==> flow/design.v <==
module reuleaux(input logic clk, input logic rst_n, input logic [2:0] colour,
                input logic [7:0] centre_x, input logic [6:0] centre_y, input logic [7:0] diameter,
                input logic start, output logic done,
                output logic [7:0] vga_x, output logic [6:0] vga_y,
                output logic [2:0] vga_colour, output logic vga_plot);
     logic [7:0] offset_y;
     logic load_offset_y;
     logic reset_offset_y;
     logic [7:0] offset_x;
     logic load_offset_x;
     logic reset_offset_x;
     logic signed [9:0] crit;
     logic load_crit_a;
     logic load_crit_b;
     logic reset_crit;
     logic [7:0] c_x3;                                       
     assign c_x3 = centre_x;
     logic [6:0] c_y3;                                       
     logic [50:0] c_y3_temp;
     assign c_y3_temp = (centre_y - ((diameter * 30'b100010011010011010101001111101) / 30'b111011100110101100101000000000));
    logic [50:0] c_y3_temp_2;
    assign c_y3_temp_2 = c_y3_temp[50] ? -c_y3_temp : c_y3_temp;
     assign c_y3 = c_y3_temp_2[6:0];
     logic [7:0] c_x1;                                       
     assign c_x1 = (centre_x + diameter/8'b00000010);
     logic [6:0] c_y1;                                       
     logic [50:0] c_y1_temp; 
     assign c_y1_temp = (centre_y + ((diameter * 30'b010001001101001101010100111110) / 30'b111011100110101100101000000000));
     assign c_y1 = c_y1_temp[6:0];
     logic [7:0] c_x2;                                       
     logic [50:0] c_x2_temp;
     logic [50:0] c_x2_temp_2;
     assign c_x2_temp = (centre_x - diameter/8'b00000010);
     assign c_x2_temp_2 = c_x2_temp[50] ? -c_x2_temp : c_x2_temp;
     assign c_x2 = c_x2_temp_2[7:0];
     logic [6:0] c_y2;                                       
     logic [50:0] c_y2_temp;
     assign c_y2_temp = (centre_y + ((diameter * 30'b010001001101001101010100111110) / 30'b111011100110101100101000000000));
     assign c_y2 = c_y2_temp[6:0];
     register_r_offset_y rroy(clk, start, offset_y, load_offset_y, reset_offset_y);
     register_r_offset_x rrox(clk, start, offset_x, load_offset_x, diameter, reset_offset_x);
     register_r_crit rrc(clk, start, crit, load_crit_a, load_crit_b, offset_y, offset_x, diameter, reset_crit);
     logic [5:0] state;
     statemachine_mooremachine_r smr(clk, start, offset_y, offset_x, crit, state);
     statemachine_combinational_r scr(state, offset_y, offset_x, colour,
                                       load_offset_y, load_offset_x, 
                                       load_crit_a, load_crit_b,
                                        vga_x, vga_y, vga_colour, vga_plot, done,
                                        c_x1, c_y1,
                                        c_x2, c_y2,
                                        c_x3, c_y3,
                                        reset_crit,
                                        reset_offset_x,
                                        reset_offset_y, c_y3_temp, c_x2_temp);
endmodule
module register_r_offset_y(input logic clk, input logic start,              
            output logic [7:0] offset_y, input logic load_offset_y, input logic reset_offset_y);
            always_ff @(posedge clk) begin
            if (start == 1'b0 || reset_offset_y == 1'b1)
                offset_y <= 8'b00000000;
            else if (load_offset_y == 1'b1)
                offset_y <= offset_y + 8'b00000001;
            else
                offset_y <= offset_y;
        end
endmodule
module register_r_offset_x(input logic clk, input logic start,              
            output logic [7:0] offset_x, input logic load_offset_x, input logic [7:0] diameter,
            input logic reset_offset_x);
            always_ff @(posedge clk) begin
            if (start == 1'b0 || reset_offset_x == 1'b1)
                offset_x <= diameter;
            else if (load_offset_x == 1'b1)
                offset_x <= offset_x - 8'b00000001;
            else
                offset_x <= offset_x;
        end
endmodule
module register_r_crit(input logic clk, 
                                input logic start, 
                                output logic [9:0] crit, 
                                input logic load_crit_a, 
                                input logic load_crit_b, 
                                input logic [7:0] offset_y, 
                                input logic [7:0] offset_x,
                                input logic [7:0] diameter,
                                input logic reset_crit);
          always_ff @(posedge clk) begin
            if (start == 1'b0 || reset_crit == 1'b1)
                crit <= (8'b00000001 - diameter);
            else if (load_crit_a == 1'b1)
                crit <= (crit + 8'b00000010 * offset_y + 1);
            else if (load_crit_b == 1'b1)
                crit <= (crit + 8'b00000010 * (offset_y - offset_x) + 8'b00000001);
            else
                crit <= crit;
        end        
endmodule
module statemachine_mooremachine_r(input logic clk, input logic start, 
                                   input logic [7:0] offset_y, input logic [7:0] offset_x, 
                                   input logic [9:0] crit, 
                                   output logic [5:0] state);
    logic [5:0] present_state;
    always @(posedge clk) begin
        if (start == 1'b0) begin  
            present_state = 6'b000000;
        end else begin
            case(present_state)
             6'b000000: present_state = 6'b000001;
             6'b000001: if (offset_y <= offset_x)
                            present_state = 6'b000010;
                            else
                            present_state = 6'b101100;
             6'b000010: present_state = 6'b000011;
             6'b000011: present_state = 6'b000100;
             6'b000100: present_state = 6'b000101;
             6'b000101: present_state = 6'b000110;
             6'b000110: present_state = 6'b000111;
             6'b000111: present_state = 6'b001000;
             6'b001000: present_state = 6'b001001;
             6'b001001: present_state = 6'b001010;
             6'b001010: present_state = 6'b001011;
             6'b001011: if (crit[9] == 1'b1)
                            present_state = 6'b001100;
                            else
                            present_state = 6'b001101;
             6'b001100: present_state = 6'b000001;
             6'b001101: present_state = 6'b001110;
             6'b001110: present_state = 6'b000001;
             6'b101100: present_state = 6'b001111;
             6'b001111: if (offset_y <= offset_x)
                            present_state = 6'b010000;
                            else
                            present_state = 6'b101101;
             6'b010000: present_state = 6'b010001;
             6'b010001: present_state = 6'b010010;
             6'b010010: present_state = 6'b010011;
             6'b010011: present_state = 6'b010100;
             6'b010100: present_state = 6'b010101;
             6'b010101: present_state = 6'b010110;
             6'b010110: present_state = 6'b010111;
             6'b010111: present_state = 6'b011000;
             6'b011000: present_state = 6'b011001;
             6'b011001: if (crit[9] == 1'b1)
                            present_state = 6'b011010;
                            else
                            present_state = 6'b011011;
             6'b011010: present_state = 6'b001111;
             6'b011011: present_state = 6'b011100;
             6'b011100: present_state = 6'b001111;
             6'b101101: present_state = 6'b011101;
             6'b011101: if (offset_y <= offset_x)
                            present_state = 6'b011110;
                            else
                            present_state = 6'b101011;
             6'b011110: present_state = 6'b011111;
             6'b011111: present_state = 6'b100000;
             6'b100000: present_state = 6'b100001;
             6'b100001: present_state = 6'b100010;
             6'b100010: present_state = 6'b100011;
             6'b100011: present_state = 6'b100100;
             6'b100100: present_state = 6'b100101;
             6'b100101: present_state = 6'b100110;
             6'b100110: present_state = 6'b100111;
             6'b100111: if (crit[9] == 1'b1)
                            present_state = 6'b101000;
                            else
                            present_state = 6'b101001;
             6'b101000: present_state = 6'b011101;
             6'b101001: present_state = 6'b101010;
             6'b101010: present_state = 6'b011101;
             6'b101011: present_state = 6'b101011;
            default: present_state = 4'bxxxx;
            endcase
        end
        state = present_state;
    end
endmodule
module statemachine_combinational_r(input logic [5:0] state, 
                                    input logic [7:0] offset_y, 
                                    input logic [7:0] offset_x,
                                    input logic [2:0] colour,
                                    output logic load_offset_y, 
                                    output logic load_offset_x, 
                                    output logic load_crit_a,
                                    output logic load_crit_b,
                                    output logic [7:0] vga_x, 
                                    output logic [6:0] vga_y, 
                                    output logic [2:0] vga_colour, 
                                    output logic vga_plot, 
                                    output logic done,
                                    input logic [7:0] c_x1, input logic [6:0] c_y1,
                                    input logic [7:0] c_x2, input logic [6:0] c_y2,
                                    input logic [7:0] c_x3, input logic [6:0] c_y3,
                                    output logic reset_crit,
                                    output logic reset_offset_x,
                                    output logic reset_offset_y,
                                    input logic [50:0] c_y3_temp,
                                    input logic [50:0] c_x2_temp);
     always @(state or offset_y or offset_x or c_x1 or c_y1 or 
                                               c_x2 or c_y2 or 
                                               c_x3 or c_y3 or colour or c_y3_temp or c_x2_temp) begin
        case(state)
        6'b000000: begin
                load_offset_y <=    1'b0;
                load_offset_x <=    1'b0;
                load_crit_a <=      1'b0;
                load_crit_b <=      1'b0;
                vga_x <=            8'b00000000;
                vga_y <=            7'b0000000;
                vga_colour <=       3'b000;
                vga_plot <=         1'b0;
                reset_crit <=       1'b0;
                reset_offset_x <=   1'b0;
                reset_offset_y <=   1'b0;
                done <= 1'b0;
            end
            6'b000001: begin
                load_offset_y <=    1'b0;
                load_offset_x <=    1'b0;
                load_crit_a <=      1'b0;
                load_crit_b <=      1'b0;
                vga_x <=            8'b00000000;
                vga_y <=            7'b0000000;
                vga_colour <=       3'b000;
                vga_plot <=         1'b0; 
                reset_crit <=       1'b0;
                reset_offset_x <=   1'b0;
                reset_offset_y <=   1'b0;
                done <= 1'b0;
            end
            6'b000010: begin
                load_offset_y <=    1'b0;
                load_offset_x <=    1'b0;
                load_crit_a <=      1'b0;
                load_crit_b <=      1'b0;
                if (c_y3_temp[50] == 1'b1) begin
                    vga_x <=            c_x3 + offset_x;
                    vga_y <=            c_y3 + offset_y - (2 * c_y3);
                    if ((c_x3 + offset_x) > 159 || (c_y3 + offset_y - (2 * c_y3)) > 119) begin
                        vga_colour <=       colour;
                        vga_plot <=         1'b0; 
                    end else if ((c_y3 + offset_y - (2 * c_y3)) <= c_y1 ) begin
                        vga_colour <=       colour;
                        vga_plot <=         1'b0; 
                    end
                    else begin
                        vga_colour <=       colour;
                        vga_plot <=         1'b1; 
                    end
                end else begin
                    vga_x <=            c_x3 + offset_x;
                    vga_y <=            c_y3 + offset_y;
                    if ((c_x3 + offset_x) > 159 || (c_y3 + offset_y) > 119) begin
                        vga_colour <=       colour;
                        vga_plot <=         1'b0; 
                    end else if ((c_y3 + offset_y) <= c_y1) begin
                        vga_colour <=       colour;
                        vga_plot <=         1'b0; 
                    end
                    else begin
                        vga_colour <=       colour;
                        vga_plot <=         1'b1; 
                    end
                end
                reset_crit <=       1'b0;
                reset_offset_x <=   1'b0;
                reset_offset_y <=   1'b0;
                done <= 1'b0;
            end
            6'b000011: begin
                load_offset_y <=    1'b0;
                load_offset_x <=    1'b0;
                load_crit_a <=      1'b0;
                load_crit_b <=      1'b0;
                if (c_y3_temp[50] == 1'b1) begin
                    vga_x <=            c_x3 + offset_y;
                    vga_y <=            c_y3 + offset_x[6:0] - (2 * c_y3);
                    if ((c_x3 + offset_y) > 159 || (c_y3 + offset_x - (2 * c_y3)) > 119) begin
                        vga_colour <=       colour;
                        vga_plot <=         1'b0; 
                    end else if ((c_y3 + offset_x - (2 * c_y3)) <= c_y1) begin
                        vga_colour <=       colour;
                        vga_plot <=         1'b0; 
                    end
                    else begin
                        vga_colour <=       colour;
                        vga_plot <=         1'b1; 
                    end
                end else begin
                    vga_x <=            c_x3 + offset_y;
                    vga_y <=            c_y3 + offset_x[6:0];
                    if ((c_x3 + offset_y) > 159 || (c_y3 + offset_x) > 119) begin
                        vga_colour <=       colour;
                        vga_plot <=         1'b0; 
                    end else if ((c_y3 + offset_x) <= c_y1) begin
                        vga_colour <=       colour;
                        vga_plot <=         1'b0; 
                    end
                    else begin
                        vga_colour <=       colour;
                        vga_plot <=         1'b1; 
                    end
                end
                reset_crit <=       1'b0;
                reset_offset_x <=   1'b0;
                reset_offset_y <=   1'b0;
                done <= 1'b0;
            end
            6'b000100: begin
                load_offset_y <=    1'b0;
                load_offset_x <=    1'b0;
                load_crit_a <=      1'b0;
                load_crit_b <=      1'b0;
                if (c_y3_temp[50] == 1'b1) begin
                    vga_x <=            c_x3 - offset_x;
                    vga_y <=            c_y3 + offset_y - (2 * c_y3);
                    if ((c_x3 - offset_x) > 159 || (c_y3 + offset_y - (2 * c_y3)) > 119) begin
                        vga_colour <=       colour;
                        vga_plot <=         1'b0; 
                    end else if ((c_y3 + offset_y - (2 * c_y3)) <= c_y1) begin
                        vga_colour <=       colour;
                        vga_plot <=         1'b0; 
                    end
                    else begin
                        vga_colour <=       colour;
                        vga_plot <=         1'b1; 
                    end 
                    end else begin
                    vga_x <=            c_x3 - offset_x;
                    vga_y <=            c_y3 + offset_y;
                    if ((c_x3 - offset_x) > 159 || (c_y3 + offset_y) > 119) begin
                        vga_colour <=       colour;
                        vga_plot <=         1'b0; 
                    end else if ((c_y3 + offset_y) <= c_y1) begin
                        vga_colour <=       colour;
                        vga_plot <=         1'b0; 
                    end
                    else begin
                        vga_colour <=       colour;
                        vga_plot <=         1'b1; 
                    end 
                end
                reset_crit <=       1'b0;
                reset_offset_x <=   1'b0;
                reset_offset_y <=   1'b0;
                done <= 1'b0;
            end
            6'b000101: begin
                load_offset_y <=    1'b0;
                load_offset_x <=    1'b0;
                load_crit_a <=      1'b0;
                load_crit_b <=      1'b0;
                if (c_y3_temp[50] == 1'b1) begin
                    vga_x <=            c_x3 - offset_y;
                    vga_y <=            c_y3 + offset_x[6:0] - (2 * c_y3);
                    if ((c_x3 - offset_y) > 159 || (c_y3 + offset_x - (2 * c_y3)) > 119) begin
                        vga_colour <=       colour;
                        vga_plot <=         1'b0; 
                    end else if ((c_y3 + offset_x - (2 * c_y3)) <= c_y1) begin
                        vga_colour <=       colour;
                        vga_plot <=         1'b0; 
                    end
                    else begin
                        vga_colour <=       colour;
                        vga_plot <=         1'b1; 
                end 
                end else begin
                    vga_x <=            c_x3 - offset_y;
                    vga_y <=            c_y3 + offset_x[6:0];
                    if ((c_x3 - offset_y) > 159 || (c_y3 + offset_x) > 119) begin
                        vga_colour <=       colour;
                        vga_plot <=         1'b0; 
                    end else if ((c_y3 + offset_x) <= c_y1) begin
                        vga_colour <=       colour;
                        vga_plot <=         1'b0; 
                    end
                    else begin
                        vga_colour <=       colour;
                        vga_plot <=         1'b1; 
                end 
                end
                reset_crit <=       1'b0;
                reset_offset_x <=   1'b0;
                reset_offset_y <=   1'b0;
                done <= 1'b0;
            end
            6'b000110: begin
                load_offset_y <=    1'b0;
                load_offset_x <=    1'b0;
                load_crit_a <=      1'b0;
                load_crit_b <=      1'b0; 
                if (c_y3_temp[50] == 1'b1) begin
                    vga_x <=            c_x3 - offset_x;
                    vga_y <=            c_y3 - offset_y - (2 * c_y3);
                    if ((c_x3 - offset_x) > 159 || (c_y3 - offset_y - (2 * c_y3)) > 119) begin
                        vga_colour <=       colour;
                        vga_plot <=         1'b0; 
                    end else if ((c_y3 - offset_y - (2 * c_y3)) <= c_y1) begin
                        vga_colour <=       colour;
                        vga_plot <=         1'b0; 
                    end
                    else begin
                        vga_colour <=       colour;
                    vga_plot <=         1'b1; 
                end
                end else begin
                    vga_x <=            c_x3 - offset_x;
                    vga_y <=            c_y3 - offset_y;
                    if ((c_x3 - offset_x) > 159 || (c_y3 - offset_y) > 119) begin
                        vga_colour <=       colour;
                        vga_plot <=         1'b0; 
                    end else if ((c_y3 - offset_y) <= c_y1) begin
                        vga_colour <=       colour;
                        vga_plot <=         1'b0; 
                    end
                    else begin
                        vga_colour <=       colour;
                    vga_plot <=         1'b1; 
                end
                end
                reset_crit <=       1'b0;
                reset_offset_x <=   1'b0;
                reset_offset_y <=   1'b0;
                done <= 1'b0;
            end
            6'b000111: begin
                load_offset_y <=    1'b0;
                load_offset_x <=    1'b0;
                load_crit_a <=      1'b0;
                load_crit_b <=      1'b0;
                if (c_y3_temp[50] == 1'b1) begin
                    vga_x <=            c_x3 - offset_y;
                    vga_y <=            c_y3 - offset_x[6:0] - (2 * c_y3);
                    if ((c_x3 - offset_y) > 159 || (c_y3 - offset_x - (2 * c_y3)) > 119) begin
                        vga_colour <=       colour;
                        vga_plot <=         1'b0; 
                    end else if ((c_y3 - offset_x - (2 * c_y3)) <= c_y1) begin
                        vga_colour <=       colour;
                        vga_plot <=         1'b0; 
                    end
                    else begin
                        vga_colour <=       colour;
                        vga_plot <=         1'b1; 
                end
                end else begin
                    vga_x <=            c_x3 - offset_y;
                    vga_y <=            c_y3 - offset_x[6:0];
                    if ((c_x3 - offset_y) > 159 || (c_y3 - offset_x) > 119) begin
                        vga_colour <=       colour;
                        vga_plot <=         1'b0; 
                    end else if ((c_y3 - offset_x) <= c_y1) begin
                        vga_colour <=       colour;
                        vga_plot <=         1'b0; 
                    end
                    else begin
                        vga_colour <=       colour;
                        vga_plot <=         1'b1; 
                end
                end
                reset_crit <=       1'b0;
                reset_offset_x <=   1'b0;
                reset_offset_y <=   1'b0;
                done <= 1'b0;
            end
            6'b001000: begin
                load_offset_y <=    1'b0;
                load_offset_x <=    1'b0;
                load_crit_a <=      1'b0;
                load_crit_b <=      1'b0;
                if (c_y3_temp[50] == 1'b1) begin
                    vga_x <=            c_x3 + offset_x;
                    vga_y <=            c_y3 - offset_y - (2 * c_y3);
                    if ((c_x3 + offset_x) > 159 || (c_y3 - offset_y - (2 * c_y3)) > 119) begin
                        vga_colour <=       colour;
                        vga_plot <=         1'b0; 
                    end else if ((c_y3 - offset_y - (2 * c_y3)) <= c_y1) begin
                        vga_colour <=       colour;
                        vga_plot <=         1'b0; 
                    end
                    else begin
                        vga_colour <=       colour;
                        vga_plot <=         1'b1; 
                    end
                end else begin
                    vga_x <=            c_x3 + offset_x;
                    vga_y <=            c_y3 - offset_y;
                    if ((c_x3 + offset_x) > 159 || (c_y3 - offset_y) > 119) begin
                        vga_colour <=       colour;
                        vga_plot <=         1'b0; 
                    end else if ((c_y3 - offset_y) <= c_y1) begin
                        vga_colour <=       colour;
                        vga_plot <=         1'b0; 
                    end
                    else begin
                        vga_colour <=       colour;
                        vga_plot <=         1'b1; 
                    end
                end
                reset_crit <=       1'b0;
                reset_offset_x <=   1'b0;
                reset_offset_y <=   1'b0;
                done <= 1'b0;
            end
            6'b001001: begin
                load_offset_y <=    1'b0;
                load_offset_x <=    1'b0;
                load_crit_a <=      1'b0;
                load_crit_b <=      1'b0;
                if (c_y3_temp[50] == 1'b1) begin
                    vga_x <=            c_x3 + offset_y;
                    vga_y <=            c_y3 - offset_x[6:0] - (2 * c_y3);
                    if ((c_x3 + offset_y) > 159 || (c_y3 - offset_x - (2 * c_y3)) > 119) begin
                        vga_colour <=       colour;
                        vga_plot <=         1'b0; 
                    end else if ((c_y3 - offset_x - (2 * c_y3)) <= c_y1) begin
                        vga_colour <=       colour;
                        vga_plot <=         1'b0; 
                    end
                    else begin
                        vga_colour <=       colour;
                        vga_plot <=         1'b1; 
                    end  
                end else begin
                    vga_x <=            c_x3 + offset_y;
                    vga_y <=            c_y3 - offset_x[6:0];
                    if ((c_x3 + offset_y) > 159 || (c_y3 - offset_x) > 119) begin
                        vga_colour <=       colour;
                        vga_plot <=         1'b0; 
                    end else if ((c_y3 - offset_x) <= c_y1) begin
                        vga_colour <=       colour;
                        vga_plot <=         1'b0; 
                    end
                    else begin
                        vga_colour <=       colour;
                        vga_plot <=         1'b1; 
                    end 
                end
                reset_crit <=       1'b0;
                reset_offset_x <=   1'b0;
                reset_offset_y <=   1'b0;
                done <= 1'b0;
            end
            6'b001010: begin
                load_offset_y <=    1'b1;
                load_offset_x <=    1'b0;
                load_crit_a <=      1'b0;
                load_crit_b <=      1'b0;
                vga_x <=            8'b00000000;
                vga_y <=            7'b0000000;
                vga_colour <=       3'b000;
                vga_plot <=         1'b0; 
                reset_crit <=       1'b0;
                reset_offset_x <=   1'b0;
                reset_offset_y <=   1'b0;
                done <= 1'b0;
            end
            6'b001011: begin
                load_offset_y <=    1'b0;
                load_offset_x <=    1'b0;
                load_crit_a <=      1'b0;
                load_crit_b <=      1'b0;
                vga_x <=            8'b00000000;
                vga_y <=            7'b0000000;
                vga_colour <=       3'b000;
                vga_plot <=         1'b0; 
                reset_crit <=       1'b0;
                reset_offset_x <=   1'b0;
                reset_offset_y <=   1'b0;
                done <= 1'b0;
            end
            6'b001100: begin
                load_offset_y <=    1'b0;
                load_offset_x <=    1'b0;
                load_crit_a <=      1'b1;
                load_crit_b <=      1'b0;
                vga_x <=            8'b00000000;
                vga_y <=            7'b0000000;
                vga_colour <=       3'b000;
                vga_plot <=         1'b0; 
                reset_crit <=       1'b0;
                reset_offset_x <=   1'b0;
                reset_offset_y <=   1'b0;
                done <= 1'b0;
            end
            6'b001101: begin
                load_offset_y <=    1'b0;
                load_offset_x <=    1'b1;
                load_crit_a <=      1'b0;
                load_crit_b <=      1'b0;
                vga_x <=            8'b00000000;
                vga_y <=            7'b0000000;
                vga_colour <=       3'b000;
                vga_plot <=         1'b0; 
                reset_crit <=       1'b0;
                reset_offset_x <=   1'b0;
                reset_offset_y <=   1'b0;
                done <= 1'b0;
            end
            6'b001110: begin
                load_offset_y <=    1'b0;
                load_offset_x <=    1'b0;
                load_crit_a <=      1'b0;
                load_crit_b <=      1'b1;
                vga_x <=            8'b00000000;
                vga_y <=            7'b0000000;
                vga_colour <=       3'b000;
                vga_plot <=         1'b0; 
                reset_crit <=       1'b0;
                reset_offset_x <=   1'b0;
                reset_offset_y <=   1'b0;
                done <= 1'b0;
            end
            6'b101100: begin
                load_offset_y <=    1'b0;
                load_offset_x <=    1'b0;
                load_crit_a <=      1'b0;
                load_crit_b <=      1'b0;
                vga_x <=            8'b00000000;
                vga_y <=            7'b0000000;
                vga_colour <=       3'b000;
                vga_plot <=         1'b0; 
                reset_crit <=       1'b1;
                reset_offset_x <=   1'b1;
                reset_offset_y <=   1'b1;
                done <= 1'b0;
            end
            6'b001111: begin
                load_offset_y <=    1'b0;
                load_offset_x <=    1'b0;
                load_crit_a <=      1'b0;
                load_crit_b <=      1'b0;
                vga_x <=            8'b00000000;
                vga_y <=            7'b0000000;
                vga_colour <=       3'b000;
                vga_plot <=         1'b0; 
                reset_crit <=       1'b0;
                reset_offset_x <=   1'b0;
                reset_offset_y <=   1'b0;
                done <= 1'b0;
            end
            6'b010000: begin
                load_offset_y <=    1'b0;
                load_offset_x <=    1'b0;
                load_crit_a <=      1'b0;
                load_crit_b <=      1'b0;
                vga_x <=            c_x1 + offset_x;
                vga_y <=            c_y1 + offset_y;
                if ((c_x1 + offset_x) > 159 || (c_y1 + offset_y) > 119) begin
                    vga_colour <=       colour;
                    vga_plot <=         1'b0; 
                end else if ((c_x1 + offset_x) > c_x3) begin
                    vga_colour <=       colour;
                    vga_plot <=         1'b0; 
                end else if ((c_y1 + offset_y) > c_y1) begin
                    vga_colour <=       colour;
                    vga_plot <=         1'b0; 
                end
                else begin
                    vga_colour <=       colour;
                    vga_plot <=         1'b1; 
                end
                reset_crit <=       1'b0;
                reset_offset_x <=   1'b0;
                reset_offset_y <=   1'b0;
                done <= 1'b0;
            end
            6'b010001: begin
                load_offset_y <=    1'b0;
                load_offset_x <=    1'b0;
                load_crit_a <=      1'b0;
                load_crit_b <=      1'b0;
                vga_x <=            c_x1 + offset_y;
                vga_y <=            c_y1 + offset_x;
                if ((c_x1 + offset_y) > 159 || (c_y1 + offset_x) > 119) begin
                    vga_colour <=       colour;
                    vga_plot <=         1'b0; 
                end else if ((c_x1 + offset_y) > c_x3) begin
                    vga_colour <=       colour;
                    vga_plot <=         1'b0; 
                end else if ((c_y1 + offset_x) > c_y1) begin
                    vga_colour <=       colour;
                    vga_plot <=         1'b0; 
                end
                else begin
                    vga_colour <=       colour;
                    vga_plot <=         1'b1; 
                end
                reset_crit <=       1'b0;
                reset_offset_x <=   1'b0;
                reset_offset_y <=   1'b0;
                done <= 1'b0;
            end
            6'b010010: begin
                load_offset_y <=    1'b0;
                load_offset_x <=    1'b0;
                load_crit_a <=      1'b0;
                load_crit_b <=      1'b0;
                vga_x <=            c_x1 - offset_x;
                vga_y <=            c_y1 + offset_y;
                if ((c_x1 - offset_x) > 159 || (c_y1 + offset_y) > 119) begin
                    vga_colour <=       colour;
                    vga_plot <=         1'b0; 
                end else if ((c_x1 - offset_x) > c_x3) begin
                    vga_colour <=       colour;
                    vga_plot <=         1'b0; 
                end else if ((c_y1 + offset_y) > c_y1) begin
                    vga_colour <=       colour;
                    vga_plot <=         1'b0; 
                end
                else begin
                    vga_colour <=       colour;
                    vga_plot <=         1'b1; 
                end 
                reset_crit <=       1'b0;
                reset_offset_x <=   1'b0;
                reset_offset_y <=   1'b0;
                done <= 1'b0;
            end
            6'b010011: begin
                load_offset_y <=    1'b0;
                load_offset_x <=    1'b0;
                load_crit_a <=      1'b0;
                load_crit_b <=      1'b0;
                vga_x <=            c_x1 - offset_y;
                vga_y <=            c_y1 + offset_x;
                if ((c_x1 - offset_y) > 159 || (c_y1 + offset_x) > 119) begin
                    vga_colour <=       colour;
                    vga_plot <=         1'b0; 
                end else if ((c_x1 - offset_y) > c_x3) begin
                    vga_colour <=       colour;
                    vga_plot <=         1'b0; 
                end else if ((c_y1 + offset_x) > c_y1) begin
                    vga_colour <=       colour;
                    vga_plot <=         1'b0; 
                end
                else begin
                    vga_colour <=       colour;
                    vga_plot <=         1'b1; 
                end 
                reset_crit <=       1'b0;
                reset_offset_x <=   1'b0;
                reset_offset_y <=   1'b0;
                done <= 1'b0;
            end
            6'b010100: begin
                load_offset_y <=    1'b0;
                load_offset_x <=    1'b0;
                load_crit_a <=      1'b0;
                load_crit_b <=      1'b0;
                vga_x <=            c_x1 - offset_x;
                vga_y <=            c_y1 - offset_y;
                if ((c_x1 - offset_x) > 159 || (c_y1 - offset_y) > 119) begin
                    vga_colour <=       colour;
                    vga_plot <=         1'b0; 
                end else if ((c_x1 - offset_x) > c_x3) begin
                    vga_colour <=       colour;
                    vga_plot <=         1'b0; 
                end else if ((c_y1 - offset_y) > c_y1) begin
                    vga_colour <=       colour;
                    vga_plot <=         1'b0; 
                end
                else begin
                    vga_colour <=       colour;
                    vga_plot <=         1'b1; 
                end 
                reset_crit <=       1'b0;
                reset_offset_x <=   1'b0;
                reset_offset_y <=   1'b0;
                done <= 1'b0;
            end
            6'b010101: begin
                load_offset_y <=    1'b0;
                load_offset_x <=    1'b0;
                load_crit_a <=      1'b0;
                load_crit_b <=      1'b0;
                vga_x <=            c_x1 - offset_y;
                vga_y <=            c_y1 - offset_x;
                if ((c_x1 - offset_y) > 159 || (c_y1 - offset_x) > 119) begin
                    vga_colour <=       colour;
                    vga_plot <=         1'b0; 
                end else if ((c_x1 - offset_y) > c_x3) begin
                    vga_colour <=       colour;
                    vga_plot <=         1'b0; 
                end else if ((c_y1 - offset_x) > c_y1) begin
                    vga_colour <=       colour;
                    vga_plot <=         1'b0; 
                end
                else begin
                    vga_colour <=       colour;
                    vga_plot <=         1'b1; 
                end
                reset_crit <=       1'b0;
                reset_offset_x <=   1'b0;
                reset_offset_y <=   1'b0;
                done <= 1'b0;
            end
            6'b010110: begin
                load_offset_y <=    1'b0;
                load_offset_x <=    1'b0;
                load_crit_a <=      1'b0;
                load_crit_b <=      1'b0;
                vga_x <=            c_x1 + offset_x;
                vga_y <=            c_y1 - offset_y;
                if ((c_x1 + offset_x) > 159 || (c_y1 - offset_y) > 119) begin
                    vga_colour <=       colour;
                    vga_plot <=         1'b0; 
                end else if ((c_x1 + offset_x) > c_x3) begin
                    vga_colour <=       colour;
                    vga_plot <=         1'b0; 
                end else if ((c_y1 - offset_y) > c_y1) begin
                    vga_colour <=       colour;
                    vga_plot <=         1'b0; 
                end
                else begin
                    vga_colour <=       colour;
                    vga_plot <=         1'b1; 
                end
                reset_crit <=       1'b0;
                reset_offset_x <=   1'b0;
                reset_offset_y <=   1'b0;
                done <= 1'b0;
            end
            6'b010111: begin
                load_offset_y <=    1'b0;
                load_offset_x <=    1'b0;
                load_crit_a <=      1'b0;
                load_crit_b <=      1'b0;
                vga_x <=            c_x1 + offset_y;
                vga_y <=            c_y1 - offset_x;
                if ((c_x1 + offset_y) > 159 || (c_y1 - offset_x) > 119) begin
                    vga_colour <=       colour;
                    vga_plot <=         1'b0; 
                end else if ((c_x1 + offset_y) > c_x3) begin
                    vga_colour <=       colour;
                    vga_plot <=         1'b0; 
                end else if ((c_y1 - offset_x) > c_y1) begin
                    vga_colour <=       colour;
                    vga_plot <=         1'b0; 
                end
                else begin
                    vga_colour <=       colour;
                    vga_plot <=         1'b1; 
                end 
                reset_crit <=       1'b0;
                reset_offset_x <=   1'b0;
                reset_offset_y <=   1'b0;
                done <= 1'b0;
            end
            6'b011000: begin
                load_offset_y <=    1'b1;
                load_offset_x <=    1'b0;
                load_crit_a <=      1'b0;
                load_crit_b <=      1'b0;
                vga_x <=            8'b00000000;
                vga_y <=            7'b0000000;
                vga_colour <=       3'b000;
                vga_plot <=         1'b0; 
                reset_crit <=       1'b0;
                reset_offset_x <=   1'b0;
                reset_offset_y <=   1'b0;
                done <= 1'b0;
            end
            6'b011001: begin
                load_offset_y <=    1'b0;
                load_offset_x <=    1'b0;
                load_crit_a <=      1'b0;
                load_crit_b <=      1'b0;
                vga_x <=            8'b00000000;
                vga_y <=            7'b0000000;
                vga_colour <=       3'b000;
                vga_plot <=         1'b0; 
                reset_crit <=       1'b0;
                reset_offset_x <=   1'b0;
                reset_offset_y <=   1'b0;
                done <= 1'b0;
            end
            6'b011010: begin
                load_offset_y <=    1'b0;
                load_offset_x <=    1'b0;
                load_crit_a <=      1'b1;
                load_crit_b <=      1'b0;
                vga_x <=            8'b00000000;
                vga_y <=            7'b0000000;
                vga_colour <=       3'b000;
                vga_plot <=         1'b0; 
                reset_crit <=       1'b0;
                reset_offset_x <=   1'b0;
                reset_offset_y <=   1'b0;
                done <= 1'b0;
            end
            6'b011011: begin
                load_offset_y <=    1'b0;
                load_offset_x <=    1'b1;
                load_crit_a <=      1'b0;
                load_crit_b <=      1'b0;
                vga_x <=            8'b00000000;
                vga_y <=            7'b0000000;
                vga_colour <=       3'b000;
                vga_plot <=         1'b0; 
                reset_crit <=       1'b0;
                reset_offset_x <=   1'b0;
                reset_offset_y <=   1'b0;
                done <= 1'b0;
            end
            6'b011100: begin
                load_offset_y <=    1'b0;
                load_offset_x <=    1'b0;
                load_crit_a <=      1'b0;
                load_crit_b <=      1'b1;
                vga_x <=            8'b00000000;
                vga_y <=            7'b0000000;
                vga_colour <=       3'b000;
                vga_plot <=         1'b0; 
                reset_crit <=       1'b0;
                reset_offset_x <=   1'b0;
                reset_offset_y <=   1'b0;
                done <= 1'b0;
            end
            6'b101101: begin
                load_offset_y <=    1'b0;
                load_offset_x <=    1'b0;
                load_crit_a <=      1'b0;
                load_crit_b <=      1'b0;
                vga_x <=            8'b00000000;
                vga_y <=            7'b0000000;
                vga_colour <=       3'b000;
                vga_plot <=         1'b0; 
                reset_crit <=       1'b1;
                reset_offset_x <=   1'b1;
                reset_offset_y <=   1'b1;
                done <= 1'b0;
            end
            6'b011101: begin
                load_offset_y <=    1'b0;
                load_offset_x <=    1'b0;
                load_crit_a <=      1'b0;
                load_crit_b <=      1'b0;
                vga_x <=            8'b00000000;
                vga_y <=            7'b0000000;
                vga_colour <=       3'b000;
                vga_plot <=         1'b0; 
                reset_crit <=       1'b0;
                reset_offset_x <=   1'b0;
                reset_offset_y <=   1'b0;
                done <= 1'b0;
            end
            6'b011110: begin
                load_offset_y <=    1'b0;
                load_offset_x <=    1'b0;
                load_crit_a <=      1'b0;
                load_crit_b <=      1'b0;
                if (c_x2_temp[50] == 1'b1) begin
                    vga_x <=            c_x2 + offset_x - (2 * c_x2);
                    vga_y <=            c_y2 + offset_y;
                    if ((c_x2 + offset_x - (2 * c_x2)) > 159 || (c_y2 + offset_y) > 119) begin
                        vga_colour <=       colour;
                        vga_plot <=         1'b0; 
                    end else if ((c_x2 + offset_x - (2 * c_x2)) < c_x3) begin
                        vga_colour <=       colour;
                        vga_plot <=         1'b0; 
                    end else if ((c_y2 + offset_y) > c_y1) begin
                        vga_colour <=       colour;
                        vga_plot <=         1'b0; 
                    end
                    else begin
                        vga_colour <=       colour;
                        vga_plot <=         1'b1; 
                    end
                end else begin
                    vga_x <=            c_x2 + offset_x;
                    vga_y <=            c_y2 + offset_y;
                    if ((c_x2 + offset_x) > 159 || (c_y2 + offset_y) > 119) begin
                        vga_colour <=       colour;
                        vga_plot <=         1'b0; 
                    end else if ((c_x2 + offset_x) < c_x3) begin
                        vga_colour <=       colour;
                        vga_plot <=         1'b0; 
                    end else if ((c_y2 + offset_y) > c_y1) begin
                        vga_colour <=       colour;
                        vga_plot <=         1'b0; 
                    end
                    else begin
                        vga_colour <=       colour;
                        vga_plot <=         1'b1; 
                    end
                end
                reset_crit <=       1'b0;
                reset_offset_x <=   1'b0;
                reset_offset_y <=   1'b0;
                done <= 1'b0;
            end
            6'b011111: begin
                load_offset_y <=    1'b0;
                load_offset_x <=    1'b0;
                load_crit_a <=      1'b0;
                load_crit_b <=      1'b0;
                if (c_x2_temp[50] == 1'b1) begin
                    vga_x <=            c_x2 + offset_y - (2 * c_x2);
                    vga_y <=            c_y2 + offset_x;
                    if ((c_x2 + offset_y - (2 * c_x2)) > 159 || (c_y2 + offset_x) > 119) begin
                        vga_colour <=       colour;
                        vga_plot <=         1'b0; 
                    end else if ((c_x2 + offset_y - (2 * c_x2)) < c_x3) begin
                        vga_colour <=       colour;
                        vga_plot <=         1'b0; 
                    end else if ((c_y2 + offset_x) > c_y1) begin
                        vga_colour <=       colour;
                        vga_plot <=         1'b0; 
                    end
                    else begin
                        vga_colour <=       colour;
                        vga_plot <=         1'b1; 
                    end
                end else begin
                    vga_x <=            c_x2 + offset_y;
                    vga_y <=            c_y2 + offset_x;
                    if ((c_x2 + offset_y) > 159 || (c_y2 + offset_x) > 119) begin
                        vga_colour <=       colour;
                        vga_plot <=         1'b0; 
                    end else if ((c_x2 + offset_y) < c_x3) begin
                        vga_colour <=       colour;
                        vga_plot <=         1'b0; 
                    end else if ((c_y2 + offset_x) > c_y1) begin
                        vga_colour <=       colour;
                        vga_plot <=         1'b0; 
                    end
                    else begin
                        vga_colour <=       colour;
                        vga_plot <=         1'b1; 
                    end
                end
                reset_crit <=       1'b0;
                reset_offset_x <=   1'b0;
                reset_offset_y <=   1'b0;
                done <= 1'b0;
            end
            6'b100000: begin
                load_offset_y <=    1'b0;
                load_offset_x <=    1'b0;
                load_crit_a <=      1'b0;
                load_crit_b <=      1'b0;
                if (c_x2_temp[50] == 1'b1) begin
                    vga_x <=            c_x2 - offset_x - (2 * c_x2);
                    vga_y <=            c_y2 + offset_y;
                    if ((c_x2 - offset_x - (2 * c_x2)) > 159 || (c_y2 + offset_y) > 119) begin
                        vga_colour <=       colour;
                        vga_plot <=         1'b0; 
                    end else if ((c_x2 - offset_x - (2 * c_x2)) < c_x3) begin
                        vga_colour <=       colour;
                        vga_plot <=         1'b0; 
                    end else if ((c_y2 + offset_y) > c_y1) begin
                        vga_colour <=       colour;
                        vga_plot <=         1'b0; 
                    end
                    else begin
                        vga_colour <=       colour;
                        vga_plot <=         1'b1; 
                    end 
                end else begin
                    vga_x <=            c_x2 - offset_x;
                    vga_y <=            c_y2 + offset_y;
                    if ((c_x2 - offset_x) > 159 || (c_y2 + offset_y) > 119) begin
                        vga_colour <=       colour;
                        vga_plot <=         1'b0; 
                    end else if ((c_x2 - offset_x) < c_x3) begin
                        vga_colour <=       colour;
                        vga_plot <=         1'b0; 
                    end else if ((c_y2 + offset_y) > c_y1) begin
                        vga_colour <=       colour;
                        vga_plot <=         1'b0; 
                    end
                    else begin
                        vga_colour <=       colour;
                        vga_plot <=         1'b1; 
                    end 
                end
                reset_crit <=       1'b0;
                reset_offset_x <=   1'b0;
                reset_offset_y <=   1'b0;
                done <= 1'b0;
            end
            6'b100001: begin
                load_offset_y <=    1'b0;
                load_offset_x <=    1'b0;
                load_crit_a <=      1'b0;
                load_crit_b <=      1'b0;
                if (c_x2_temp[50] == 1'b1) begin
                    vga_x <=            c_x2 - offset_y - (2 * c_x2);
                    vga_y <=            c_y2 + offset_x;
                    if ((c_x2 - offset_y - (2 * c_x2)) > 159 || (c_y2 + offset_x) > 119) begin
                        vga_colour <=       colour;
                        vga_plot <=         1'b0; 
                    end else if ((c_x2 - offset_y - (2 * c_x2)) < c_x3) begin
                        vga_colour <=       colour;
                        vga_plot <=         1'b0; 
                    end else if ((c_y2 + offset_x) > c_y1) begin
                        vga_colour <=       colour;
                        vga_plot <=         1'b0; 
                    end
                    else begin
                        vga_colour <=       colour;
                        vga_plot <=         1'b1; 
                    end
                end else begin
                    vga_x <=            c_x2 - offset_y;
                    vga_y <=            c_y2 + offset_x;
                    if ((c_x2 - offset_y) > 159 || (c_y2 + offset_x) > 119) begin
                        vga_colour <=       colour;
                        vga_plot <=         1'b0; 
                    end else if ((c_x2 - offset_y) < c_x3) begin
                        vga_colour <=       colour;
                        vga_plot <=         1'b0; 
                    end else if ((c_y2 + offset_x) > c_y1) begin
                        vga_colour <=       colour;
                        vga_plot <=         1'b0; 
                    end
                    else begin
                        vga_colour <=       colour;
                        vga_plot <=         1'b1; 
                    end 
                end
                reset_crit <=       1'b0;
                reset_offset_x <=   1'b0;
                reset_offset_y <=   1'b0;
                done <= 1'b0;
            end
            6'b100010: begin
                load_offset_y <=    1'b0;
                load_offset_x <=    1'b0;
                load_crit_a <=      1'b0;
                load_crit_b <=      1'b0;
                if (c_x2_temp[50] == 1'b1) begin
                    vga_x <=            c_x2 - offset_x - (2 * c_x2);
                    vga_y <=            c_y2 - offset_y;
                    if ((c_x2 - offset_x - (2 * c_x2)) > 159 || (c_y2 - offset_y) > 119) begin
                        vga_colour <=       colour;
                        vga_plot <=         1'b0; 
                    end else if ((c_x2 - offset_x - (2 * c_x2)) < c_x3) begin
                        vga_colour <=       colour;
                        vga_plot <=         1'b0; 
                    end else if ((c_y2 - offset_y) > c_y1) begin
                        vga_colour <=       colour;
                        vga_plot <=         1'b0; 
                    end
                    else begin
                        vga_colour <=       colour;
                        vga_plot <=         1'b1; 
                    end 
                end else begin
                    vga_x <=            c_x2 - offset_x;
                    vga_y <=            c_y2 - offset_y;
                    if ((c_x2 - offset_x) > 159 || (c_y2 - offset_y) > 119) begin
                        vga_colour <=       colour;
                        vga_plot <=         1'b0; 
                    end else if ((c_x2 - offset_x) < c_x3) begin
                        vga_colour <=       colour;
                        vga_plot <=         1'b0; 
                    end else if ((c_y2 - offset_y) > c_y1) begin
                        vga_colour <=       colour;
                        vga_plot <=         1'b0; 
                    end
                    else begin
                        vga_colour <=       colour;
                        vga_plot <=         1'b1; 
                    end 
                end
                reset_crit <=       1'b0;
                reset_offset_x <=   1'b0;
                reset_offset_y <=   1'b0;
                done <= 1'b0;
            end
            6'b100011: begin
                load_offset_y <=    1'b0;
                load_offset_x <=    1'b0;
                load_crit_a <=      1'b0;
                load_crit_b <=      1'b0;
                if (c_x2_temp[50] == 1'b1) begin
                    vga_x <=            c_x2 - offset_y - (2 * c_x2);
                    vga_y <=            c_y2 - offset_x;
                    if ((c_x2 - offset_y - (2 * c_x2)) > 159 || (c_y2 - offset_x) > 119) begin
                        vga_colour <=       colour;
                        vga_plot <=         1'b0; 
                    end else if ((c_x2 - offset_y - (2 * c_x2)) < c_x3) begin
                        vga_colour <=       colour;
                        vga_plot <=         1'b0; 
                    end else if ((c_y2 - offset_x) > c_y1) begin
                        vga_colour <=       colour;
                        vga_plot <=         1'b0; 
                    end
                    else begin
                        vga_colour <=       colour;
                        vga_plot <=         1'b1; 
                    end
                end else begin
                    vga_x <=            c_x2 - offset_y;
                    vga_y <=            c_y2 - offset_x;
                    if ((c_x2 - offset_y) > 159 || (c_y2 - offset_x) > 119) begin
                        vga_colour <=       colour;
                        vga_plot <=         1'b0; 
                    end else if ((c_x2 - offset_y) < c_x3) begin
                        vga_colour <=       colour;
                        vga_plot <=         1'b0; 
                    end else if ((c_y2 - offset_x) > c_y1) begin
                        vga_colour <=       colour;
                        vga_plot <=         1'b0; 
                    end
                    else begin
                        vga_colour <=       colour;
                        vga_plot <=         1'b1; 
                    end
                end
                reset_crit <=       1'b0;
                reset_offset_x <=   1'b0;
                reset_offset_y <=   1'b0;
                done <= 1'b0;
            end
            6'b100100: begin
                load_offset_y <=    1'b0;
                load_offset_x <=    1'b0;
                load_crit_a <=      1'b0;
                load_crit_b <=      1'b0;
                if (c_x2_temp[50] == 1'b1) begin
                    vga_x <=            c_x2 + offset_x - (2 * c_x2);
                    vga_y <=            c_y2 - offset_y;
                    if ((c_x2 + offset_x - (2 * c_x2)) > 159 || (c_y2 - offset_y) > 119) begin
                        vga_colour <=       colour;
                        vga_plot <=         1'b0; 
                    end else if ((c_x2 + offset_x - (2 * c_x2)) < c_x3) begin
                        vga_colour <=       colour;
                        vga_plot <=         1'b0; 
                    end else if ((c_y2 - offset_y) > c_y1) begin
                        vga_colour <=       colour;
                        vga_plot <=         1'b0; 
                    end
                    else begin
                        vga_colour <=       colour;
                        vga_plot <=         1'b1; 
                    end
                end else begin
                    vga_x <=            c_x2 + offset_x;
                    vga_y <=            c_y2 - offset_y;
                    if ((c_x2 + offset_x) > 159 || (c_y2 - offset_y) > 119) begin
                        vga_colour <=       colour;
                        vga_plot <=         1'b0; 
                    end else if ((c_x2 + offset_x) < c_x3) begin
                        vga_colour <=       colour;
                        vga_plot <=         1'b0; 
                    end else if ((c_y2 - offset_y) > c_y1) begin
                        vga_colour <=       colour;
                        vga_plot <=         1'b0; 
                    end
                    else begin
                        vga_colour <=       colour;
                        vga_plot <=         1'b1; 
                    end
                end
                reset_crit <=       1'b0;
                reset_offset_x <=   1'b0;
                reset_offset_y <=   1'b0;
                done <= 1'b0;
            end
            6'b100101: begin
                load_offset_y <=    1'b0;
                load_offset_x <=    1'b0;
                load_crit_a <=      1'b0;
                load_crit_b <=      1'b0;
                if (c_x2_temp[50] == 1'b1) begin
                    vga_x <=            c_x2 + offset_y - (2 * c_x2);
                    vga_y <=            c_y2 - offset_x;
                    if ((c_x2 + offset_y - (2 * c_x2)) > 159 || (c_y2 - offset_x) > 119) begin
                        vga_colour <=       colour;
                        vga_plot <=         1'b0; 
                    end else if ((c_x2 + offset_y - (2 * c_x2)) < c_x3) begin
                        vga_colour <=       colour;
                        vga_plot <=         1'b0; 
                    end else if ((c_y2 - offset_x) > c_y1) begin
                        vga_colour <=       colour;
                        vga_plot <=         1'b0; 
                    end
                    else begin
                        vga_colour <=       colour;
                        vga_plot <=         1'b1; 
                    end 
                end else begin
                    vga_x <=            c_x2 + offset_y;
                    vga_y <=            c_y2 - offset_x;
                    if ((c_x2 + offset_y) > 159 || (c_y2 - offset_x) > 119) begin
                        vga_colour <=       colour;
                        vga_plot <=         1'b0; 
                    end else if ((c_x2 + offset_y) < c_x3) begin
                        vga_colour <=       colour;
                        vga_plot <=         1'b0; 
                    end else if ((c_y2 - offset_x) > c_y1) begin
                        vga_colour <=       colour;
                        vga_plot <=         1'b0; 
                    end
                    else begin
                        vga_colour <=       colour;
                        vga_plot <=         1'b1; 
                    end 
                end
                reset_crit <=       1'b0;
                reset_offset_x <=   1'b0;
                reset_offset_y <=   1'b0;
                done <= 1'b0;
            end
            6'b100110: begin
                load_offset_y <=    1'b1;
                load_offset_x <=    1'b0;
                load_crit_a <=      1'b0;
                load_crit_b <=      1'b0;
                vga_x <=            8'b00000000;
                vga_y <=            7'b0000000;
                vga_colour <=       3'b000;
                vga_plot <=         1'b0; 
                reset_crit <=       1'b0;
                reset_offset_x <=   1'b0;
                reset_offset_y <=   1'b0;
                done <= 1'b0;
            end
            6'b100111: begin
                load_offset_y <=    1'b0;
                load_offset_x <=    1'b0;
                load_crit_a <=      1'b0;
                load_crit_b <=      1'b0;
                vga_x <=            8'b00000000;
                vga_y <=            7'b0000000;
                vga_colour <=       3'b000;
                vga_plot <=         1'b0; 
                reset_crit <=       1'b0;
                reset_offset_x <=   1'b0;
                reset_offset_y <=   1'b0;
                done <= 1'b0;
            end
            6'b101000: begin
                load_offset_y <=    1'b0;
                load_offset_x <=    1'b0;
                load_crit_a <=      1'b1;
                load_crit_b <=      1'b0;
                vga_x <=            8'b00000000;
                vga_y <=            7'b0000000;
                vga_colour <=       3'b000;
                vga_plot <=         1'b0; 
                reset_crit <=       1'b0;
                reset_offset_x <=   1'b0;
                reset_offset_y <=   1'b0;
                done <= 1'b0;
            end
            6'b101001: begin
                load_offset_y <=    1'b0;
                load_offset_x <=    1'b1;
                load_crit_a <=      1'b0;
                load_crit_b <=      1'b0;
                vga_x <=            8'b00000000;
                vga_y <=            7'b0000000;
                vga_colour <=       3'b000;
                vga_plot <=         1'b0; 
                reset_crit <=       1'b0;
                reset_offset_x <=   1'b0;
                reset_offset_y <=   1'b0;
                done <= 1'b0;
            end
            6'b101010: begin
                load_offset_y <=    1'b0;
                load_offset_x <=    1'b0;
                load_crit_a <=      1'b0;
                load_crit_b <=      1'b1;
                vga_x <=            8'b00000000;
                vga_y <=            7'b0000000;
                vga_colour <=       3'b000;
                vga_plot <=         1'b0; 
                reset_crit <=       1'b0;
                reset_offset_x <=   1'b0;
                reset_offset_y <=   1'b0;
                done <= 1'b0;
            end
            6'b101011: begin
                load_offset_y <=    1'b0;
                load_offset_x <=    1'b0;
                load_crit_a <=      1'b0;
                load_crit_b <=      1'b0;
                vga_x <=            8'b00000000;
                vga_y <=            7'b0000000;
                vga_colour <=       3'b000;
                vga_plot <=         1'b0; 
                reset_crit <=       1'b0;
                reset_offset_x <=   1'b0;
                reset_offset_y <=   1'b0;
                done <= 1'b1;
            end
            default: begin
                load_offset_y <=    1'bx;
                load_offset_x <=    1'bx;
                load_crit_a <=      1'bx;
                load_crit_b <=      1'bx;
                vga_x <=            8'bxxxxxxxx;
                vga_y <=            7'bxxxxxxx;
                vga_colour <=       3'bxxx;
                vga_plot <=         1'bx; 
                reset_crit <=       1'bx;
                reset_offset_x <=   1'bx;
                reset_offset_y <=   1'bx;
                done <= 1'bx;
            end
        endcase
    end
endmodule
**Tool chain data of reuleaux**

Each step is given for the RTL above and for the edited RTL.
"unedited" refers to lines of the RTL above, "edited" to lines of the edited file.
"difference": "edited" minus "unedited" as printed here. "relative change": 100 x difference / "unedited".
Cell names lack the library's common part.
Not given: n/a

- Top module: reuleaux
- Clock port: clk
- Library: sky130hd
- Library corner: tt_025C_1v80

**Diff**

Unified diff, file above to edited file.
A script made this edit; it was not meant as an optimisation.

```diff
@@ -38,5 +38,8 @@
      assign c_y2_temp = (centre_y + ((diameter * 30'b010001001101001101010100111110) / 30'b111011100110101100101000000000));
      assign c_y2 = c_y2_temp[6:0];
-     register_r_offset_y rroy(clk, start, offset_y, load_offset_y, reset_offset_y);
+     wire [7:0] offset_y_m, offset_y_s;
+     register_r_offset_y rroy(clk, start, offset_y_m, load_offset_y, reset_offset_y);
+     register_r_offset_y rroy_2 (clk, ~start, offset_y_s, load_offset_y, reset_offset_y);
+     assign offset_y = offset_y_m ^ offset_y_s;
      register_r_offset_x rrox(clk, start, offset_x, load_offset_x, diameter, reset_offset_x);
      register_r_crit rrc(clk, start, crit, load_crit_a, load_crit_b, offset_y, offset_x, diameter, reset_crit);
```

**After elaboration**

Yosys after proc, flatten, opt, wreduce and memory -nomap, before mapping. Memory bits, and registers merged into a memory's read port (data or address), are not among the register bits. Print and check cells are not counted.

Operators by class:

| element | unedited | edited | difference | relative change (%) |
|---|---|---|---|---|
| add/sub/neg operators | 68 | 69 | +1 | +1.47 |
| multiply operators | 2 | 2 | 0 | 0.00 |
| div/mod/pow operators | 2 | 2 | 0 | 0.00 |
| magnitude comparators | 53 | 53 | 0 | 0.00 |
| equal/unequal tests | 45 | 45 | 0 | 0.00 |
| mux-type cells | 124 | 124 | 0 | 0.00 |
| bitwise operators | 1 | 2 | +1 | +100.00 |
| reductions and logical operators | 80 | 81 | +1 | +1.25 |

Operator list:

| cell | unedited | edited | difference | relative change (%) |
|---|---|---|---|---|
| logical OR 1 bit | 41 | 42 | +1 | +2.44 |
| greater-than comparator 32 x 7 -> 1 bit with constant B | 10 | 11 | +1 | +10.00 |
| greater-than comparator 9 x 7 -> 1 bit with constant B | 2 | 1 | -1 | -50.00 |
| adder 8 x 1 -> 8 bit with constant B | 1 | 2 | +1 | +100.00 |
| bitwise XOR 8 bit | 0 | 1 | +1 | n/a |
| two-way mux 1 bit | 95 | 95 | 0 | 0.00 |
| OR reduction 2 bit | 17 | 17 | 0 | 0.00 |
| == test 6 x 5 -> 1 bit with constant B | 16 | 16 | 0 | 0.00 |
| greater-than comparator 32 x 8 -> 1 bit with constant B | 16 | 16 | 0 | 0.00 |
| == test 6 bit with constant B | 14 | 14 | 0 | 0.00 |
| == test 6 x 4 -> 1 bit with constant B | 8 | 8 | 0 | 0.00 |
| two-way mux 8 bit | 7 | 7 | 0 | 0.00 |

Not every row of either side is listed.

Bit counts:

| element | unedited | edited | difference | relative change (%) |
|---|---|---|---|---|
| bits in registers | 32 | 40 | +8 | +25.00 |
| bits of input ports | 29 | 29 | 0 | 0.00 |
| output and inout bits | 20 | 20 | 0 | 0.00 |
| cells after elaboration | 379 | 383 | +4 | +1.06 |

**Logic depth**

Longest topological path by Yosys (ltp), each cell counted once; first at word level (registers and memories cut), then after technology mapping (sequential cells cut; the memories' decode and read muxes count).

Logic depth:

| element | unedited | edited | difference | relative change (%) |
|---|---|---|---|---|
| depth after elaboration | 12 | 12 | 0 | 0.00 |
| ABC_AREA | 0 | 0 | n/a | n/a |
| mapped depth | 102 | 100 | -2 | -1.96 |
| depth with buffers taken out | 91 | 91 | 0 | 0.00 |

**After synthesis**

Source: synth_stat.txt of the flow (Yosys; design flattened, memories mapped). It holds for the ABC_AREA given above (unset counts as 0); a run with the other value may have another netlist.

Cells by type:

| cell | unedited | edited | difference | relative change (%) |
|---|---|---|---|---|
| nand2_1 | 320 | 346 | +26 | +8.12 |
| nor2_1 | 516 | 495 | -21 | -4.07 |
| a211oi_1 | 53 | 33 | -20 | -37.74 |
| nor3_1 | 105 | 124 | +19 | +18.10 |
| inv_1 | 339 | 357 | +18 | +5.31 |
| a21o_1 | 142 | 124 | -18 | -12.68 |
| o21ai_0 | 300 | 315 | +15 | +5.00 |
| or3_1 | 43 | 29 | -14 | -32.56 |
| buf_4 | 16 | 3 | -13 | -81.25 |
| xor2_1 | 178 | 166 | -12 | -6.74 |

Not every row of either side is listed.

Synthesis totals:

| element | unedited | edited | difference | relative change (%) |
|---|---|---|---|---|
| standard cells after synthesis | 4946 | 4903 | -43 | -0.87 |
| synthesis area (um^2) | 35634.2 | 35282.6 | -351.6 | -0.99 |
| area of sequential cells (um^2) | 820.8 | 980.9 | +160.1 | +19.51 |
| flip-flop cells | 32 | 40 | +8 | +25.00 |
| buffer cells | 154 | 137 | -17 | -11.04 |

The figures by module come from a second, unflattened synthesis with its own total; it is not the netlist above.

Unflattened totals:

| element | unedited | edited | difference | relative change (%) |
|---|---|---|---|---|
| cell total of the unflattened synthesis | 6127 | 5949 | -178 | -2.91 |
| area (unflattened synthesis) (um^2) | 44011.0 | 42896.1 | -1114.9 | -2.53 |

Each row is one instance without its submodules.

By module, unedited:

| module | instances | cells | area (um^2) | seq. area (um^2) |
|---|---|---|---|---|
| reuleaux | 1 | 3139 | 21280.4 | 0.0 |
| statemachine_combinational_r | 1 | 2584 | 19437.4 | 0.0 |
| register_r_crit | 1 | 193 | 1634.1 | 300.3 |
| statemachine_mooremachine_r | 1 | 128 | 860.8 | 120.1 |
| register_r_offset_x | 1 | 45 | 459.2 | 240.2 |
| register_r_offset_y | 1 | 38 | 339.1 | 160.2 |

By module, edited:

| module | instances | cells | area (um^2) | seq. area (um^2) |
|---|---|---|---|---|
| reuleaux | 1 | 3002 | 20708.6 | 0.0 |
| statemachine_combinational_r | 1 | 2505 | 18555.3 | 0.0 |
| register_r_crit | 1 | 193 | 1634.1 | 300.3 |
| statemachine_mooremachine_r | 1 | 128 | 860.8 | 120.1 |
| register_r_offset_y | 2 | 38 | 339.1 | 160.2 |
| register_r_offset_x | 1 | 45 | 459.2 | 240.2 |

**Timing after synthesis**

Source: OpenSTA report_checks on the synthesized netlist (no wires, ideal clock, input and output delay 20% of the period each), path of least setup slack; recovery checks are left aside. Register names are those of the netlist, which keeps one name where synthesis merged equal registers.

Path after synthesis:

| element | unedited | edited | difference | relative change (%) |
|---|---|---|---|---|
| path kind | input-to-output | input-to-output | n/a | n/a |
| start point | input diameter[5] | input diameter[2] | n/a | n/a |
| end point | output vga_plot | output vga_plot | n/a | n/a |
| period (ns) | 40.0 | 40.0 | 0.0 | 0.00 |
| input delay (ns) | 8.000 | 8.000 | 0.000 | 0.00 |
| external output delay (ns) | 8.000 | 8.000 | 0.000 | 0.00 |
| arrival time (ns) | 28.508 | 29.085 | +0.577 | +2.02 |
| data required time (ns) | 32.000 | 32.000 | 0.000 | 0.00 |
| slack (ns) | 3.492 | 2.915 | -0.577 | n/a |
| delay of the path (ns) | 20.508 | 21.085 | +0.577 | +2.81 |
| stages on the path | 87 | 93 | +6 | +6.90 |
| period reached after synthesis (ns) | 36.508 | 37.085 | +0.577 | +1.58 |

"delay of the path" is the arrival time less input delay plus setup time.
At an output port there is no setup time.
"stages on the path": output pins that drive a net of the path, with the launching flip-flop's if there is one; two outputs of one cell count as two.
"period reached after synthesis" is the clock period less the worst setup slack; recovery checks do not enter. This is arithmetic on one report: input and output delays are still those of the set period (20% each).
Between the ends stands the longest chain of elaborated cells between them, by number of cells; it is not shown to be the way that was timed. Of several equally long chains one is given.
Each line given opens the expression or statement behind the cell; cells for indexed reads and writes are added by Yosys, which also makes memories of some case tables.

On the way, after synthesis, unedited:
- Cells stage by stage: fa_1 xor2_1 ha_1 fa_1 inv_1 fa_1 inv_1 ha_1 [... 71 more ...] nor4_1 o2111ai_1 a41oi_1 nand4_1 or3_1 a21oi_1 nor4_1 nand3_1
- Length of the longest elaborated chain: 12
- Elaborated cells on any way between the ends: 233

Ends and longest elaborated chain, after synthesis, unedited:

| element | line | RTL |
|---|---|---|
| start, declared | 2 | `input logic [7:0] centre_x, input logic [6:0] centre_y, input logic [7:0] diameter,` |
| multiplier 8 x 30 -> 38 bit | 20 | `assign c_y3_temp = (centre_y - ((diameter * 30'b100010011010011010101001111101) / 30'b111011100110101100101000 ...` |
| divider 51 x 30 -> 51 bit | 20 |  |
| subtractor 7 x 51 -> 51 bit | 20 |  |
| negation 7 bit | 22 | `assign c_y3_temp_2 = c_y3_temp[50] ? -c_y3_temp : c_y3_temp;` |
| [... 5 more ...] | n/a |  |
| two-way mux 1 bit | 513 | `if ((c_x3 + offset_y) > 159 \|\| (c_y3 - offset_x - (2 * c_y3)) > 119) begin` |
| two-way mux 1 bit | 510 | `if (c_y3_temp[50] == 1'b1) begin` |
| case mux 1 bit (select 25 bit) | 203 | `case(state)` |
| end, declared | 5 | `output logic [2:0] vga_colour, output logic vga_plot);` |

On the way, after synthesis, edited:
- Cells stage by stage: inv_1 fa_1 inv_1 ha_1 inv_1 fa_1 fa_1 inv_1 [... 77 more ...] o21ai_0 nor2_1 nand4_1 nor2_1 nor2_1 nor4_1 a2111oi_0 nand4_1
- Length of the longest elaborated chain: 12
- Elaborated cells on any way between the ends: 233

Ends and longest elaborated chain, after synthesis, edited:

| element | line | RTL |
|---|---|---|
| start, declared | 2 | `input logic [7:0] centre_x, input logic [6:0] centre_y, input logic [7:0] diameter,` |
| multiplier 8 x 30 -> 38 bit | 20 | `assign c_y3_temp = (centre_y - ((diameter * 30'b100010011010011010101001111101) / 30'b111011100110101100101000 ...` |
| divider 51 x 30 -> 51 bit | 20 |  |
| subtractor 7 x 51 -> 51 bit | 20 |  |
| negation 7 bit | 22 | `assign c_y3_temp_2 = c_y3_temp[50] ? -c_y3_temp : c_y3_temp;` |
| [... 5 more ...] | n/a |  |
| two-way mux 1 bit | 516 | `if ((c_x3 + offset_y) > 159 \|\| (c_y3 - offset_x - (2 * c_y3)) > 119) begin` |
| two-way mux 1 bit | 513 | `if (c_y3_temp[50] == 1'b1) begin` |
| case mux 1 bit (select 25 bit) | 206 | `case(state)` |
| end, declared | 5 | `output logic [2:0] vga_colour, output logic vga_plot);` |

**Worst path after layout**

From the final timing report of each run of pair A: the path of least setup slack in the routed layout; clock arrival at registers is part of the times.

Path after layout:

| element | unedited | edited | difference | relative change (%) |
|---|---|---|---|---|
| path kind | input-to-output | input-to-output | n/a | n/a |
| start point | input diameter[5] | input diameter[7] | n/a | n/a |
| end point | output vga_plot | output vga_plot | n/a | n/a |
| period (ns) | 39.2 | 39.2 | 0.0 | 0.00 |
| input delay (ns) | 7.84 | 7.84 | 0.00 | 0.00 |
| external output delay (ns) | 7.84 | 7.84 | 0.00 | 0.00 |
| arrival time (ns) | 30.26 | 30.40 | +0.14 | +0.46 |
| data required time (ns) | 31.36 | 31.36 | 0.00 | 0.00 |
| slack (ns) | 1.10 | 0.96 | -0.14 | n/a |
| stages on the path | 89 | 94 | +5 | +5.62 |

Between the ends stands the longest chain of elaborated cells between them, by number of cells; it is not shown to be the way that was timed. Of several equally long chains one is given.

On the way, after layout, unedited:
- Cells stage by stage: clkdlybuf4s50_1 buf_4 inv_1 ha_1 xor2_1 ha_1 inv_1 fa_1 [... 73 more ...] o2111ai_1 a41oi_1 nand4_1 or3_1 a21oi_1 nor4_1 nand3_1 clkdlybuf4s50_1
- Length of the longest elaborated chain: 12
- Elaborated cells on any way between the ends: 233

Ends and longest elaborated chain, after layout, unedited:

| element | line | RTL |
|---|---|---|
| start, declared | 2 | `input logic [7:0] centre_x, input logic [6:0] centre_y, input logic [7:0] diameter,` |
| multiplier 8 x 30 -> 38 bit | 20 | `assign c_y3_temp = (centre_y - ((diameter * 30'b100010011010011010101001111101) / 30'b111011100110101100101000 ...` |
| divider 51 x 30 -> 51 bit | 20 |  |
| subtractor 7 x 51 -> 51 bit | 20 |  |
| negation 7 bit | 22 | `assign c_y3_temp_2 = c_y3_temp[50] ? -c_y3_temp : c_y3_temp;` |
| [... 5 more ...] | n/a |  |
| two-way mux 1 bit | 513 | `if ((c_x3 + offset_y) > 159 \|\| (c_y3 - offset_x - (2 * c_y3)) > 119) begin` |
| two-way mux 1 bit | 510 | `if (c_y3_temp[50] == 1'b1) begin` |
| case mux 1 bit (select 25 bit) | 203 | `case(state)` |
| end, declared | 5 | `output logic [2:0] vga_colour, output logic vga_plot);` |

On the way, after layout, edited:
- Cells stage by stage: clkdlybuf4s50_1 buf_8 ha_1 xor2_1 ha_1 fa_1 inv_1 fa_1 [... 78 more ...] nor2_1 nand4_1 nor2_1 nor2_1 nor4_2 a2111oi_0 nand4_1 clkdlybuf4s50_1
- Length of the longest elaborated chain: 12
- Elaborated cells on any way between the ends: 233

Ends and longest elaborated chain, after layout, edited:

| element | line | RTL |
|---|---|---|
| start, declared | 2 | `input logic [7:0] centre_x, input logic [6:0] centre_y, input logic [7:0] diameter,` |
| multiplier 8 x 30 -> 38 bit | 20 | `assign c_y3_temp = (centre_y - ((diameter * 30'b100010011010011010101001111101) / 30'b111011100110101100101000 ...` |
| divider 51 x 30 -> 51 bit | 20 |  |
| subtractor 7 x 51 -> 51 bit | 20 |  |
| negation 7 bit | 22 | `assign c_y3_temp_2 = c_y3_temp[50] ? -c_y3_temp : c_y3_temp;` |
| [... 5 more ...] | n/a |  |
| two-way mux 1 bit | 516 | `if ((c_x3 + offset_y) > 159 \|\| (c_y3 - offset_x - (2 * c_y3)) > 119) begin` |
| two-way mux 1 bit | 513 | `if (c_y3_temp[50] == 1'b1) begin` |
| case mux 1 bit (select 25 bit) | 206 | `case(state)` |
| end, declared | 5 | `output logic [2:0] vga_colour, output logic vga_plot);` |

**Layout results**

Both versions went through the flow (Yosys, OpenROAD) with the same settings in each pair. Constraints: input delay and output delay 20% of the set period each, output load 0.01 pF.

Settings, pair A:
- CORE_UTILIZATION: 40
- period_ns: 39.2
- CAP_MARGIN: 20
- CORE_MARGIN: 2
- SLEW_MARGIN: 20

Measured results, pair A:

| element | unedited | edited | difference | relative change (%) |
|---|---|---|---|---|
| netlist area reported by Yosys (um^2) | 35634.2 | 35282.6 | -351.6 | -0.99 |
| area inside the die boundary (um^2) | 91488.1 | 90598.0 | -890.1 | -0.97 |
| standard-cell area after routing (um^2) | 38832.2 | 38644.6 | -187.6 | -0.48 |
| utilization after routing (%) | 43.9 | 44.4 | +0.5 | n/a |
| setup slack of the critical path (ns) | 1.102 | 0.955 | -0.147 | n/a |
| total negative setup slack (ns) | 0.000 | 0.000 | 0.000 | n/a |
| lowest hold slack (ns) | 0.802 | 0.568 | -0.234 | n/a |
| period achieved (ns) | 38.098 | 38.245 | +0.147 | +0.39 |

Settings, pair B:
- ABC_AREA: 0
- CAP_MARGIN: 15
- CELL_PAD_IN_SITES_GLOBAL_PLACEMENT: 3
- CORE_ASPECT_RATIO: 1.11
- CORE_UTILIZATION: 29
- CTS_CLUSTER_SIZE: 98
- GPL_ROUTABILITY_DRIVEN: 1
- GPL_TIMING_DRIVEN: 1
- PLACE_DENSITY_LB_ADDON: 0.19
- SETUP_SLACK_MARGIN: 5.0
- SLEW_MARGIN: 0
- period_ns: 30.7
- CORE_MARGIN: 2

Measured results, pair B:

| element | unedited | edited | difference | relative change (%) |
|---|---|---|---|---|
| netlist area reported by Yosys (um^2) | 35634.2 | 35282.6 | -351.6 | -0.99 |
| area inside the die boundary (um^2) | 125701.0 | 124473.0 | -1228.0 | -0.98 |
| standard-cell area after routing (um^2) | 51416.8 | 51384.3 | -32.5 | -0.06 |
| utilization after routing (%) | 42.2 | 42.6 | +0.4 | n/a |
| setup slack of the critical path (ns) | -1.345 | -1.133 | +0.212 | n/a |
| total negative setup slack (ns) | -1.651 | -2.206 | -0.555 | n/a |
| lowest hold slack (ns) | 0.741 | 0.556 | -0.185 | n/a |
| period achieved (ns) | 32.045 | 31.833 | -0.212 | -0.66 |

"period achieved" = clock period - worst setup slack. The figure is calculated, with input and output delays left at 20% of the set period.
